==> flow/design.v <==
`timescale 1ns / 1ps
module catTrap(Clk, Reset, Down_b, hCount, vCount, rgb, bright, Block_col, Block_row);
	input	Clk, Reset, Down_b;
	input [7:0] Block_col, Block_row;
	reg btn_flag;
	integer i, j;
	reg [6:0] state;
	input [9:0] hCount, vCount;
	reg [83:0] board_map;    
	output reg [11:0] rgb;
	input bright;
	reg [1:0] cat_flag;
	reg [2:0] block_col;
  reg [2:0] block_row;
	reg [2:0] cat_col;
	reg [2:0] cat_row;
	localparam
		START =    7'b1000000,
		PLAY =   7'b0100000,
		GAMEOVER =   7'b0010000,
		GAMEWIN =  7'b0001000,
	WHITE = 12'b1111_1111_1111;
	parameter GRAY = 12'b1010_1010_1010;
	parameter BLACK = 12'b0000_0000_0000;
	parameter RED = 12'b1111_0000_0000;
	parameter ORANGE = 12'b1111_1000_0000;
	parameter GREEN = 12'b0000_1111_0000;
	wire [11:0] color [0:3];
	wire inbound;
	wire box00, box01, box02, box03, box04, box05, box06;
	wire box10, box11, box12, box13, box14, box15, box16;
	wire box20, box21, box22, box23, box24, box25, box26;
	wire box30, box31, box32, box33, box34, box35, box36;
	wire box40, box41, box42, box43, box44, box45, box46;
	wire box50, box51, box52, box53, box54, box55, box56;
	assign color[0] = WHITE;
	assign color[1] = GRAY;
	assign color[2] = ORANGE;
	assign color[3] = BLACK;
	always@ (*)
	begin
    	if(~bright )	 
			rgb = BLACK;
		else if (inbound)
		begin
			if(box00)
				rgb = color[board_map[70 +: 2]];
			else if (box01)
				rgb = color[board_map[72 +: 2]];
			else if (box02)
				rgb = color[board_map[74 +: 2]];
			else if (box03)
				rgb = color[board_map[76 +: 2]];
			else if (box04)
				rgb = color[board_map[78 +: 2]];
			else if (box05)
				rgb = color[board_map[80 +: 2]];
			else if (box06)
				rgb = color[board_map[82 +: 2]];
			else if (box10)
				rgb = color[board_map[56 +: 2]];
			else if (box11)
				rgb = color[board_map[58 +: 2]];
			else if (box12)
				rgb = color[board_map[60 +: 2]];
			else if (box13)
				rgb = color[board_map[62 +: 2]];
			else if (box14)
				rgb = color[board_map[64 +: 2]];
			else if (box15)
				rgb = color[board_map[66 +: 2]];
			else if (box16)
				rgb = color[board_map[68 +: 2]];
			else if (box20)
				rgb = color[board_map[42 +: 2]];
			else if (box21)
				rgb = color[board_map[44 +: 2]];
			else if (box22)
				rgb = color[board_map[46 +: 2]];
			else if (box23)
				rgb = color[board_map[48 +: 2]];
			else if (box24)
				rgb = color[board_map[50 +: 2]];
			else if (box25)
				rgb = color[board_map[52 +: 2]];
			else if (box26)
				rgb = color[board_map[54 +: 2]];
			else if (box30)
				rgb = color[board_map[28 +: 2]];
			else if (box31)
				rgb = color[board_map[30 +: 2]];
			else if (box32)
				rgb = color[board_map[32 +: 2]];
			else if (box33)
				rgb = color[board_map[34 +: 2]];
			else if (box34)
				rgb = color[board_map[36 +: 2]];
			else if (box35)
				rgb = color[board_map[38 +: 2]];
			else if (box36)
				rgb = color[board_map[40 +: 2]];
			else if (box40)
				rgb = color[board_map[14 +: 2]];
			else if (box41)
				rgb = color[board_map[16 +: 2]];
			else if (box42)
				rgb = color[board_map[18 +: 2]];
			else if (box43)
				rgb = color[board_map[20 +: 2]];
			else if (box44)
				rgb = color[board_map[22 +: 2]];
			else if (box45)
				rgb = color[board_map[24 +: 2]];
			else if (box46)
				rgb = color[board_map[26 +: 2]];
			else if (box50)
				rgb = color[board_map[0 +: 2]];
			else if (box51)
				rgb = color[board_map[2 +: 2]];
			else if (box52)
				rgb = color[board_map[4 +: 2]];
			else if (box53)
				rgb = color[board_map[6 +: 2]];
			else if (box54)
				rgb = color[board_map[8 +: 2]];
			else if (box55)
				rgb = color[board_map[10 +: 2]];
			else if (box56)
				rgb = color[board_map[12 +: 2]];
			else
				rgb = 12'b0000_0111_1111;
		end
		else
		begin
			if (state == GAMEOVER)
				rgb = RED;
			else if (state == GAMEWIN)
				rgb = GREEN;
			else if (state == START)
			     rgb = ORANGE;
			else
				rgb = 12'b1010_1111_1111;
	     end
	end
	assign inbound = ((hCount >= 190)&&(hCount <= 550)&&(vCount >= 140)&&(vCount <= 450));
	assign box00 = ((hCount >= 200)&&(hCount <= 250)&&(vCount >= 150)&&(vCount <= 200));
	assign box01 = ((hCount >= 250)&&(hCount <= 300)&&(vCount >= 150)&&(vCount <= 200));
	assign box02 = ((hCount >= 300)&&(hCount <= 350)&&(vCount >= 150)&&(vCount <= 200));
	assign box03 = ((hCount >= 350)&&(hCount <= 400)&&(vCount >= 150)&&(vCount <= 200));
	assign box04 = ((hCount >= 400)&&(hCount <= 450)&&(vCount >= 150)&&(vCount <= 200));
	assign box05 = ((hCount >= 450)&&(hCount <= 500)&&(vCount >= 150)&&(vCount <= 200));
	assign box06 = ((hCount >= 500)&&(hCount <= 550)&&(vCount >= 150)&&(vCount <= 200));
	assign box10 = ((hCount >= 200)&&(hCount <= 250)&&(vCount >= 200)&&(vCount <= 250));
	assign box11 = ((hCount >= 250)&&(hCount <= 300)&&(vCount >= 200)&&(vCount <= 250));
	assign box12 = ((hCount >= 300)&&(hCount <= 350)&&(vCount >= 200)&&(vCount <= 250));
	assign box13 = ((hCount >= 350)&&(hCount <= 400)&&(vCount >= 200)&&(vCount <= 250));
	assign box14 = ((hCount >= 400)&&(hCount <= 450)&&(vCount >= 200)&&(vCount <= 250));
	assign box15 = ((hCount >= 450)&&(hCount <= 500)&&(vCount >= 200)&&(vCount <= 250));
	assign box16 = ((hCount >= 500)&&(hCount <= 550)&&(vCount >= 200)&&(vCount <= 250));
	assign box20 = ((hCount >= 200)&&(hCount <= 250)&&(vCount >= 250)&&(vCount <= 300));
	assign box21 = ((hCount >= 250)&&(hCount <= 300)&&(vCount >= 250)&&(vCount <= 300));
	assign box22 = ((hCount >= 300)&&(hCount <= 350)&&(vCount >= 250)&&(vCount <= 300));
	assign box23 = ((hCount >= 350)&&(hCount <= 400)&&(vCount >= 250)&&(vCount <= 300));
	assign box24 = ((hCount >= 400)&&(hCount <= 450)&&(vCount >= 250)&&(vCount <= 300));
	assign box25 = ((hCount >= 450)&&(hCount <= 500)&&(vCount >= 250)&&(vCount <= 300));
	assign box26 = ((hCount >= 500)&&(hCount <= 550)&&(vCount >= 250)&&(vCount <= 300));
	assign box30 = ((hCount >= 200)&&(hCount <= 250)&&(vCount >= 300)&&(vCount <= 350));
	assign box31 = ((hCount >= 250)&&(hCount <= 300)&&(vCount >= 300)&&(vCount <= 350));
	assign box32 = ((hCount >= 300)&&(hCount <= 350)&&(vCount >= 300)&&(vCount <= 350));
	assign box33 = ((hCount >= 350)&&(hCount <= 400)&&(vCount >= 300)&&(vCount <= 350));
	assign box34 = ((hCount >= 400)&&(hCount <= 450)&&(vCount >= 300)&&(vCount <= 350));
	assign box35 = ((hCount >= 450)&&(hCount <= 500)&&(vCount >= 300)&&(vCount <= 350));
	assign box36 = ((hCount >= 500)&&(hCount <= 550)&&(vCount >= 300)&&(vCount <= 350));
	assign box40 = ((hCount >= 200)&&(hCount <= 250)&&(vCount >= 350)&&(vCount <= 400));
	assign box41 = ((hCount >= 250)&&(hCount <= 300)&&(vCount >= 350)&&(vCount <= 400));
	assign box42 = ((hCount >= 300)&&(hCount <= 350)&&(vCount >= 350)&&(vCount <= 400));
	assign box43 = ((hCount >= 350)&&(hCount <= 400)&&(vCount >= 350)&&(vCount <= 400));
	assign box44 = ((hCount >= 400)&&(hCount <= 450)&&(vCount >= 350)&&(vCount <= 400));
	assign box45 = ((hCount >= 450)&&(hCount <= 500)&&(vCount >= 350)&&(vCount <= 400));
	assign box46 = ((hCount >= 500)&&(hCount <= 550)&&(vCount >= 350)&&(vCount <= 400));
	assign box50 = ((hCount >= 200)&&(hCount <= 250)&&(vCount >= 400)&&(vCount <= 450));
	assign box51 = ((hCount >= 250)&&(hCount <= 300)&&(vCount >= 400)&&(vCount <= 450));
	assign box52 = ((hCount >= 300)&&(hCount <= 350)&&(vCount >= 400)&&(vCount <= 450));
	assign box53 = ((hCount >= 350)&&(hCount <= 400)&&(vCount >= 400)&&(vCount <= 450));
	assign box54 = ((hCount >= 400)&&(hCount <= 450)&&(vCount >= 400)&&(vCount <= 450));
	assign box55 = ((hCount >= 450)&&(hCount <= 500)&&(vCount >= 400)&&(vCount <= 450));
	assign box56 = ((hCount >= 500)&&(hCount <= 550)&&(vCount >= 400)&&(vCount <= 450));
	reg [83:0] next_map;
	reg [6:0] next_state;
	reg [2:0] next_cat_col;
	reg [2:0] next_cat_row;
	always @ (*)
	begin
		next_state = state;
		next_cat_col = cat_col;
		next_cat_row = cat_row;
		block_row = 3'b000;
		block_col = 3'b000;
		cat_flag = 1;
		for (i = 0; i < 6; i = i + 1)
			for (j = 0; j < 7; j = j + 1)
				next_map[2*((i)*7+(j)) +: 2] = board_map[2*((i)*7+(j)) +: 2];
			case(state)
				START:
				begin
						if (Down_b)
							begin
								 next_state = PLAY;
							end
				end
				PLAY:
				begin
	        if (Down_b)
	            begin
	            case(Block_row)
	               8'b00000000: block_row = 3'b000;
	               8'b00000001: block_row = 3'b001;
	               8'b00000010: block_row = 3'b010;
	               8'b00000100: block_row = 3'b011;
	               8'b00001000: block_row = 3'b100;
	               8'b00010000: block_row = 3'b101;
	               8'b00100000: block_row = 3'b110;
	               8'b01000000: block_row = 3'b111;
	               default: block_row = 3'b000;
	              endcase
	              case(Block_col)
	               8'b00000000: block_col = 3'b000;
	               8'b00000001: block_col = 3'b001;
	               8'b00000010: block_col = 3'b010;
	               8'b00000100: block_col = 3'b011;
	               8'b00001000: block_col = 3'b100;
	               8'b00010000: block_col = 3'b101;
	               8'b00100000: block_col = 3'b110;
	               8'b01000000: block_col = 3'b111;
	               default: block_col = 3'b000;
	              endcase
                    if ((block_row <= 3'd5)&&(block_col <= 3'd6))
                      next_map[2*((block_row)*7+(block_col)) +: 2] = 3;
                    cat_flag = 1;
                    if ((next_map[2*((next_cat_row+1)*7+(next_cat_col)) +: 2] != 3)&&(cat_flag==1))
                      begin
                        next_map[2*((next_cat_row+1)*7+(next_cat_col)) +: 2] = 2;
                        next_map[2*((next_cat_row)*7+(next_cat_col)) +: 2] = 0;
                        next_cat_row = next_cat_row + 1;
                        cat_flag = 0;
                      end
                    else if ((next_map[2*((next_cat_row)*7+(next_cat_col+1)) +: 2] != 3)&&(cat_flag==1))
                      begin
                        next_map[2*((next_cat_row)*7+(next_cat_col+1)) +: 2] = 2;
                        next_map[2*((next_cat_row)*7+(next_cat_col)) +: 2] = 0;
                        next_cat_col = next_cat_col + 1;
                        cat_flag = 0;
                      end
                    else if ((next_map[2*((next_cat_row-1)*7+(next_cat_col)) +: 2] != 3)&&(cat_flag==1))
                      begin
                        next_map[2*((next_cat_row-1)*7+(next_cat_col)) +: 2] = 2;
                        next_map[2*((next_cat_row)*7+(next_cat_col)) +: 2] = 0;
                        next_cat_row = next_cat_row - 1;
                        cat_flag = 0;
                      end
                    else if ((next_map[2*((next_cat_row)*7+(next_cat_col-1)) +: 2] != 3)&&(cat_flag==1))
                      begin
                        next_map[2*((next_cat_row)*7+(next_cat_col-1)) +: 2] = 2;
                        next_map[2*((next_cat_row)*7+(next_cat_col)) +: 2] = 0;
                        next_cat_col = next_cat_col - 1;
                        cat_flag = 0;
                      end
                    else
                      next_state = GAMEWIN;
	            end
								 if ((next_cat_row > 4)||(next_cat_col > 5)||(next_cat_col < 1)||(next_cat_row < 1))
									 next_state = GAMEOVER;
	           end
				GAMEOVER:
				begin
	      end
				GAMEWIN:
				begin
	      end
				default: ;
		  endcase
	end
	always @ (posedge Clk, posedge Reset)
	begin
		if(Reset)
		begin
			state <= START;
			cat_col <= 3'd3;
			cat_row <= 3'd3;
			for (i = 0; i < 6; i = i + 1)
				for (j = 0; j < 7; j = j + 1)
					board_map[2*((i)*7+(j)) +: 2] <= ((i + j) % 2 == 1) ? 2'd1 : 2'd0;
			board_map[48 +: 2] <= 2;  
		end
		else
		begin
			state <= next_state;
			cat_col <= next_cat_col;
			cat_row <= next_cat_row;
			for (i = 0; i < 6; i = i + 1)
				for (j = 0; j < 7; j = j + 1)
					board_map[2*((i)*7+(j)) +: 2] <= next_map[2*((i)*7+(j)) +: 2];
	   end 
    end
endmodule
From RTL to reports: catTrap
What the tools print for catTrap, step after step.
Lines are those of the file above, counted from 1.
Not given: -
Design
  design top: catTrap
  clock port: Clk
  cell library: sky130hd
  library corner: tt_025C_1v80

Word level
Yosys after proc, flatten, opt, wreduce and memory -nomap, before mapping. Memory bits, and registers merged into a memory's read port (data or address), are not among the register bits. Print and check cells are not counted. Equal cells are merged and count once.
Operators by class
  $mul: 4
  multiplexer cells: 499
  equal/unequal tests: 400
  shifts and indexed selects: 4
  order comparisons: 34
  add/subtract/negate cells: 10
  reductions and logical operators: 149
Operator list (count)
  12-bit case mux with 4-bit select: 42
  31-bit by 5-bit equality test with 1-bit output (second input constant): 64
  31-bit by 6-bit equality test with 1-bit output (second input constant): 40
  31-bit by 4-bit equality test with 1-bit output (second input constant): 32
  2-bit 2-to-1 mux: 378
  84-bit 2-to-1 mux: 7
  12-bit 2-to-1 mux: 46
  31-bit by 3-bit equality test with 1-bit output (second input constant): 16
  84-bit by 32-bit variable part select with 2-bit output: 4
  31-bit by 2-bit equality test with 1-bit output (second input constant): 8
  7-bit by 5-bit equality test with 1-bit output (second input constant): 33
  32-bit logical NOT: 6
  2-bit equality test (second input constant): 84
  7-bit by 6-bit equality test with 1-bit output (second input constant): 21
  31-bit by 1-bit equality test with 1-bit output (second input constant): 4
  7-bit by 4-bit equality test with 1-bit output (second input constant): 17
  32-bit by 3-bit multiplier with 31-bit output (second input constant): 1
  1-bit logical AND: 95
  10-bit by 9-bit less-or-equal comparator with 1-bit output (second input constant): 9
  2-bit by 1-bit equality test with 1-bit output (second input constant): 42
  2-bit logical NOT: 42
  10-bit by 9-bit greater-or-equal comparator with 1-bit output (second input constant): 8
  10-bit by 8-bit greater-or-equal comparator with 1-bit output (second input constant): 7
  31-bit by 3-bit adder with 31-bit output: 2
  31-bit adder: 2
  7-bit by 3-bit equality test with 1-bit output (second input constant): 8
  7-bit 2-to-1 mux: 7
  3-bit 2-to-1 mux: 15
Other operator kinds: 29; their cells: 60.
Bit counts
  output and inout port bits: 12
  bits of input ports: 40
  elaborated cells: 1104
  register bits: 97

Logic depth
Depth = most cells in a row (Yosys ltp): at word level without a register or memory, in the mapped netlist without a sequential cell, where the memories' decode and read muxes count.
Depth
  depth after elaboration: 48
  ABC_AREA: 0
  mapped depth: 30
  gate-level depth less buffers: 26

Synthesis result
The flow's flattened synthesis, as Yosys stat reports it; memories are mapped. The netlist is that of the ABC_AREA named above (0 if unset); the other value can give another one.
Cell types
  sky130_fd_sc_hd__dfrtp_1: count 67, area in all 1.68E+03 µm²
  sky130_fd_sc_hd__a21oi_1: count 309, area in all 1.55E+03 µm²
  sky130_fd_sc_hd__nand2_1: count 340, area in all 1.28E+03 µm²
  sky130_fd_sc_hd__o21ai_0: count 199, area in all 995.955 µm²
  sky130_fd_sc_hd__nor2_1: count 254, area in all 953.414 µm²
  sky130_fd_sc_hd__ha_1: count 70, area in all 875.84 µm²
  sky130_fd_sc_hd__dfstp_2: count 27, area in all 709.43 µm²
  sky130_fd_sc_hd__nand3_1: count 116, area in all 580.557 µm²
  sky130_fd_sc_hd__a31oi_1: count 81, area in all 506.736 µm²
  sky130_fd_sc_hd__nor3_1: count 95, area in all 475.456 µm²
  sky130_fd_sc_hd__clkbuf_1: count 120, area in all 450.432 µm²
  sky130_fd_sc_hd__a211oi_1: count 46, area in all 345.331 µm²
  sky130_fd_sc_hd__fa_1: count 17, area in all 340.326 µm²
  sky130_fd_sc_hd__o211ai_1: count 45, area in all 337.824 µm²
  sky130_fd_sc_hd__xnor2_1: count 31, area in all 271.51 µm²
  sky130_fd_sc_hd__a21o_1: count 29, area in all 217.709 µm²
  sky130_fd_sc_hd__inv_1: count 58, area in all 217.709 µm²
  sky130_fd_sc_hd__xor2_1: count 24, area in all 210.202 µm²
Not listed: further types 90, cells in them 596.
Mapped netlist
  cell count: 2524
  area of sequential cells: 2386.0 µm²
  buffers: 188
  flip-flop cells: 94
  chip area (Yosys): 16608.4 µm²

Timing after synthesis
Source: OpenSTA report_checks on the synthesized netlist (no wires, ideal clock, input and output delay 20% of the period each), path of least setup slack; recovery checks are left aside. Register names are those of the netlist, which keeps one name where synthesis merged equal registers.
Timing post-synthesis
  path type: input to register
  from: input port Block_row[6]
  to: register board_map[71]
  time at the first pin: 2.000 ns
  arrival time: 8.222 ns
  driving pins on the path: 25
  path delay: 6.352 ns
  path slack: 1.648 ns
  path buffers: 5
  library setup time: 0.130 ns
  input delay: 2.000 ns
  clock period: 10.0 ns
  data required time: 9.870 ns
  synthesis period reached: 8.352 ns
"path delay" is the arrival time less input delay plus setup time.
"driving pins on the path" counts driving pins, that of a launching flip-flop among them; a cell with two outputs on the path counts twice.
"synthesis period reached" = period - worst setup slack (recovery checks aside). The figure is calculated, with input and output delays left at 20% of the set period.
The rows between start and end are the longest chain of elaborated cells between them; the timing report does not say that the signal goes this way. Where chains are equally long, one stands for them.
Each line given opens the expression or statement behind the cell; cells for indexed reads and writes are added by Yosys, which also makes memories of some case tables.
On the way, post-synthesis
  path through: sky130_fd_sc_hd__buf_2 sky130_fd_sc_hd__nor4b_1 sky130_fd_sc_hd__a211oi_2 sky130_fd_sc_hd__nor4_1 sky130_fd_sc_hd__inv_1 sky130_fd_sc_hd__fa_1 sky130_fd_sc_hd__fa_1 sky130_fd_sc_hd__fa_1 sky130_fd_sc_hd__nand2b_1 sky130_fd_sc_hd__o2bb2ai_1 sky130_fd_sc_hd__xor2_1 sky130_fd_sc_hd__buf_2 sky130_fd_sc_hd__nand3_2 sky130_fd_sc_hd__o31ai_1 sky130_fd_sc_hd__mux2i_1 sky130_fd_sc_hd__o2111a_1 sky130_fd_sc_hd__o41ai_1 sky130_fd_sc_hd__and3_1 sky130_fd_sc_hd__buf_2 sky130_fd_sc_hd__nand2_1 sky130_fd_sc_hd__buf_2 sky130_fd_sc_hd__clkbuf_1 sky130_fd_sc_hd__a211o_1 sky130_fd_sc_hd__a31oi_1 sky130_fd_sc_hd__o21ai_1
  cells in the longest elaborated chain: 17
  elaborated cells between the ends (all ways): 121
  RTL lines with such cells: 17
  classes of those cells: 1 x add/sub; 1 x mul; 1 x compare; 52 x eq/ne; 4 x shift; 60 x mux; 2 x reduce/logical
RTL lines, path post-synthesis
  from (decl): RTL line 4  | input [7:0] Block_col, Block_row;
  8-bit by 7-bit equality test with 1-bit output: RTL line 215  | case(Block_row)
  3-bit case mux with 7-bit select: RTL line 215
  3-bit 2-to-1 mux: RTL line 213  | if (Down_b)
  3-bit 2-to-1 mux: RTL line 203  | case(state)
  3-bit by 3-bit multiplier with 6-bit output: RTL line 238  | next_map[2*((block_row)*7+(block_col)) +: 2] = 3;
  6-bit by 3-bit adder with 7-bit output: RTL line 238
  32-bit logical NOT: RTL line 238
  [... 3 more ...]
  84-bit 2-to-1 mux: RTL line 203
  84-bit by 32-bit variable part select with 2-bit output: RTL line 261  | else if ((next_map[2*((next_cat_row)*7+(next_cat_col-1)) +: 2] != 3)&&(cat_flag==1))
  2-bit inequality test: RTL line 261
  84-bit 2-to-1 mux: RTL line 261
  84-bit 2-to-1 mux: RTL line 254  | else if ((next_map[2*((next_cat_row-1)*7+(next_cat_col)) +: 2] != 3)&&(cat_flag==1))
  84-bit 2-to-1 mux: RTL line 247  | else if ((next_map[2*((next_cat_row)*7+(next_cat_col+1)) +: 2] != 3)&&(cat_flag==1))
  84-bit 2-to-1 mux: RTL line 240  | if ((next_map[2*((next_cat_row+1)*7+(next_cat_col)) +: 2] != 3)&&(cat_flag==1))
  to (assign): RTL line 292  | board_map[2*((i)*7+(j)) +: 2] <= ((i + j) % 2 == 1) ? 2'd1 : 2'd0;
  to (assign): RTL line 302  | board_map[2*((i)*7+(j)) +: 2] <= next_map[2*((i)*7+(j)) +: 2];
  to (decl): RTL line 9  | reg [83:0] board_map;

Path in the finished layout
Path of least setup slack in the final report of run B (OpenROAD, finished layout, wires in). Where an end is a register, its clock arrival counts in the times.
Timing post-layout
  path type: input to register
  from: input port Block_col[1]
  to: register state
  time at the first pin: 1.36 ns
  arrival time: 7.61 ns
  library setup time: 0.11 ns
  driving pins on the path: 27
  clock period: 6.8 ns
  input delay: 1.36 ns
  path buffers: 7
  data required time: 7.12 ns
  path slack: -0.48 ns
An end named without its bit number is one bit of that signal or, where synthesis recoded a state register, one of its new flip-flops.
On the way, post-layout
  path through: sky130_fd_sc_hd__clkdlybuf4s50_1 sky130_fd_sc_hd__or4_4 sky130_fd_sc_hd__nor3_4 sky130_fd_sc_hd__a41oi_2 sky130_fd_sc_hd__fa_1 sky130_fd_sc_hd__inv_1 sky130_fd_sc_hd__ha_1 sky130_fd_sc_hd__a21o_1 sky130_fd_sc_hd__a21oi_2 sky130_fd_sc_hd__buf_6 sky130_fd_sc_hd__xnor2_4 sky130_fd_sc_hd__buf_6 sky130_fd_sc_hd__a2111oi_4 sky130_fd_sc_hd__buf_6 sky130_fd_sc_hd__buf_12 sky130_fd_sc_hd__clkbuf_16 sky130_fd_sc_hd__a211oi_2 sky130_fd_sc_hd__o32ai_2 sky130_fd_sc_hd__o211ai_1 sky130_fd_sc_hd__a221o_1 sky130_fd_sc_hd__nand4bb_4 sky130_fd_sc_hd__buf_4 sky130_fd_sc_hd__nand4_1 sky130_fd_sc_hd__o31ai_2 sky130_fd_sc_hd__a2111oi_2 sky130_fd_sc_hd__xor2_1 sky130_fd_sc_hd__o31ai_1
RTL lines, path post-layout
  from (decl): RTL line 4  | input [7:0] Block_col, Block_row;
  to (assign): RTL line 287  | state <= START;
  to (assign): RTL line 297  | state <= next_state;
  to (decl): RTL line 7  | reg [6:0] state;
Chain of elaborated cells between the ends: none given.

--- measured runs ---
3 stored runs of catTrap in the flow (synthesis by Yosys, layout by OpenROAD, sky130hd cells), in arbitrary order. Constraints: input delay and output delay 20% of the set period each, output load 0.01 pF.
By "period reached" is meant the clock period of the run minus its worst setup slack. This is arithmetic on one report: input and output delays are still those of the set period (20% each).
"time of the worst setup path": the worst setup path's part of the clock period (all of it between registers, 20% less for each end at a port) less its slack. A launch clock that arrives late makes it longer, a capture clock that arrives late makes it shorter.
"total power of the final layout": no workload was simulated; the value follows from the tool's default switching activity.

==> run A: settings <==
{ "CAP_MARGIN": 0, "CELL_PAD_IN_SITES_GLOBAL_PLACEMENT": 2, "CORE_UTILIZATION": 65, "CTS_CLUSTER_SIZE": 98, "GPL_ROUTABILITY_DRIVEN": 1, "SETUP_SLACK_MARGIN": 1.14, "TNS_END_PERCENT": 90, "period_ns": 10.0, "CORE_MARGIN": 2, "SLEW_MARGIN": 20 }
==> run A: results <==
not finished: placement ended with error GPL-0301

==> run B: settings <==
{ "CAP_MARGIN": 40, "CELL_PAD_IN_SITES_DETAIL_PLACEMENT": 0, "CORE_UTILIZATION": 21, "CTS_CLUSTER_DIAMETER": 67, "CTS_CLUSTER_SIZE": 37, "HOLD_SLACK_MARGIN": 0.07, "MIN_ROUTING_LAYER": "met2", "PLACE_DENSITY_LB_ADDON": 0.04, "period_ns": 6.8, "CORE_MARGIN": 2, "SLEW_MARGIN": 20 }
==> run B: results <==
synthesis area: 16,608.4 µm²
overall die area: 81,353.3 µm²
standard-cell area after routing: 27,624.0 µm²
post-route utilization: 35.1 %
worst setup slack after layout: -0.482 ns
post-route setup TNS: -27.325 ns
smallest hold slack: 0.570 ns
total power of the final layout: 3,250 µW
period reached: 7.282 ns
time of the worst setup path: 5.92 ns
critical path kind: input to register

==> run C: settings <==
{ "CAP_MARGIN": 0, "CELL_PAD_IN_SITES_GLOBAL_PLACEMENT": 0, "CORE_ASPECT_RATIO": 0.64, "CORE_UTILIZATION": 65, "CTS_CLUSTER_SIZE": 98, "GPL_ROUTABILITY_DRIVEN": 0, "MAX_ROUTING_LAYER": "met4", "MIN_ROUTING_LAYER": "met2", "SETUP_SLACK_MARGIN": 1.14, "TNS_END_PERCENT": 85, "period_ns": 10.0, "CORE_MARGIN": 2, "SLEW_MARGIN": 20 }
==> run C: results <==
not finished: routing ended with error GRT-0116
--- end ---
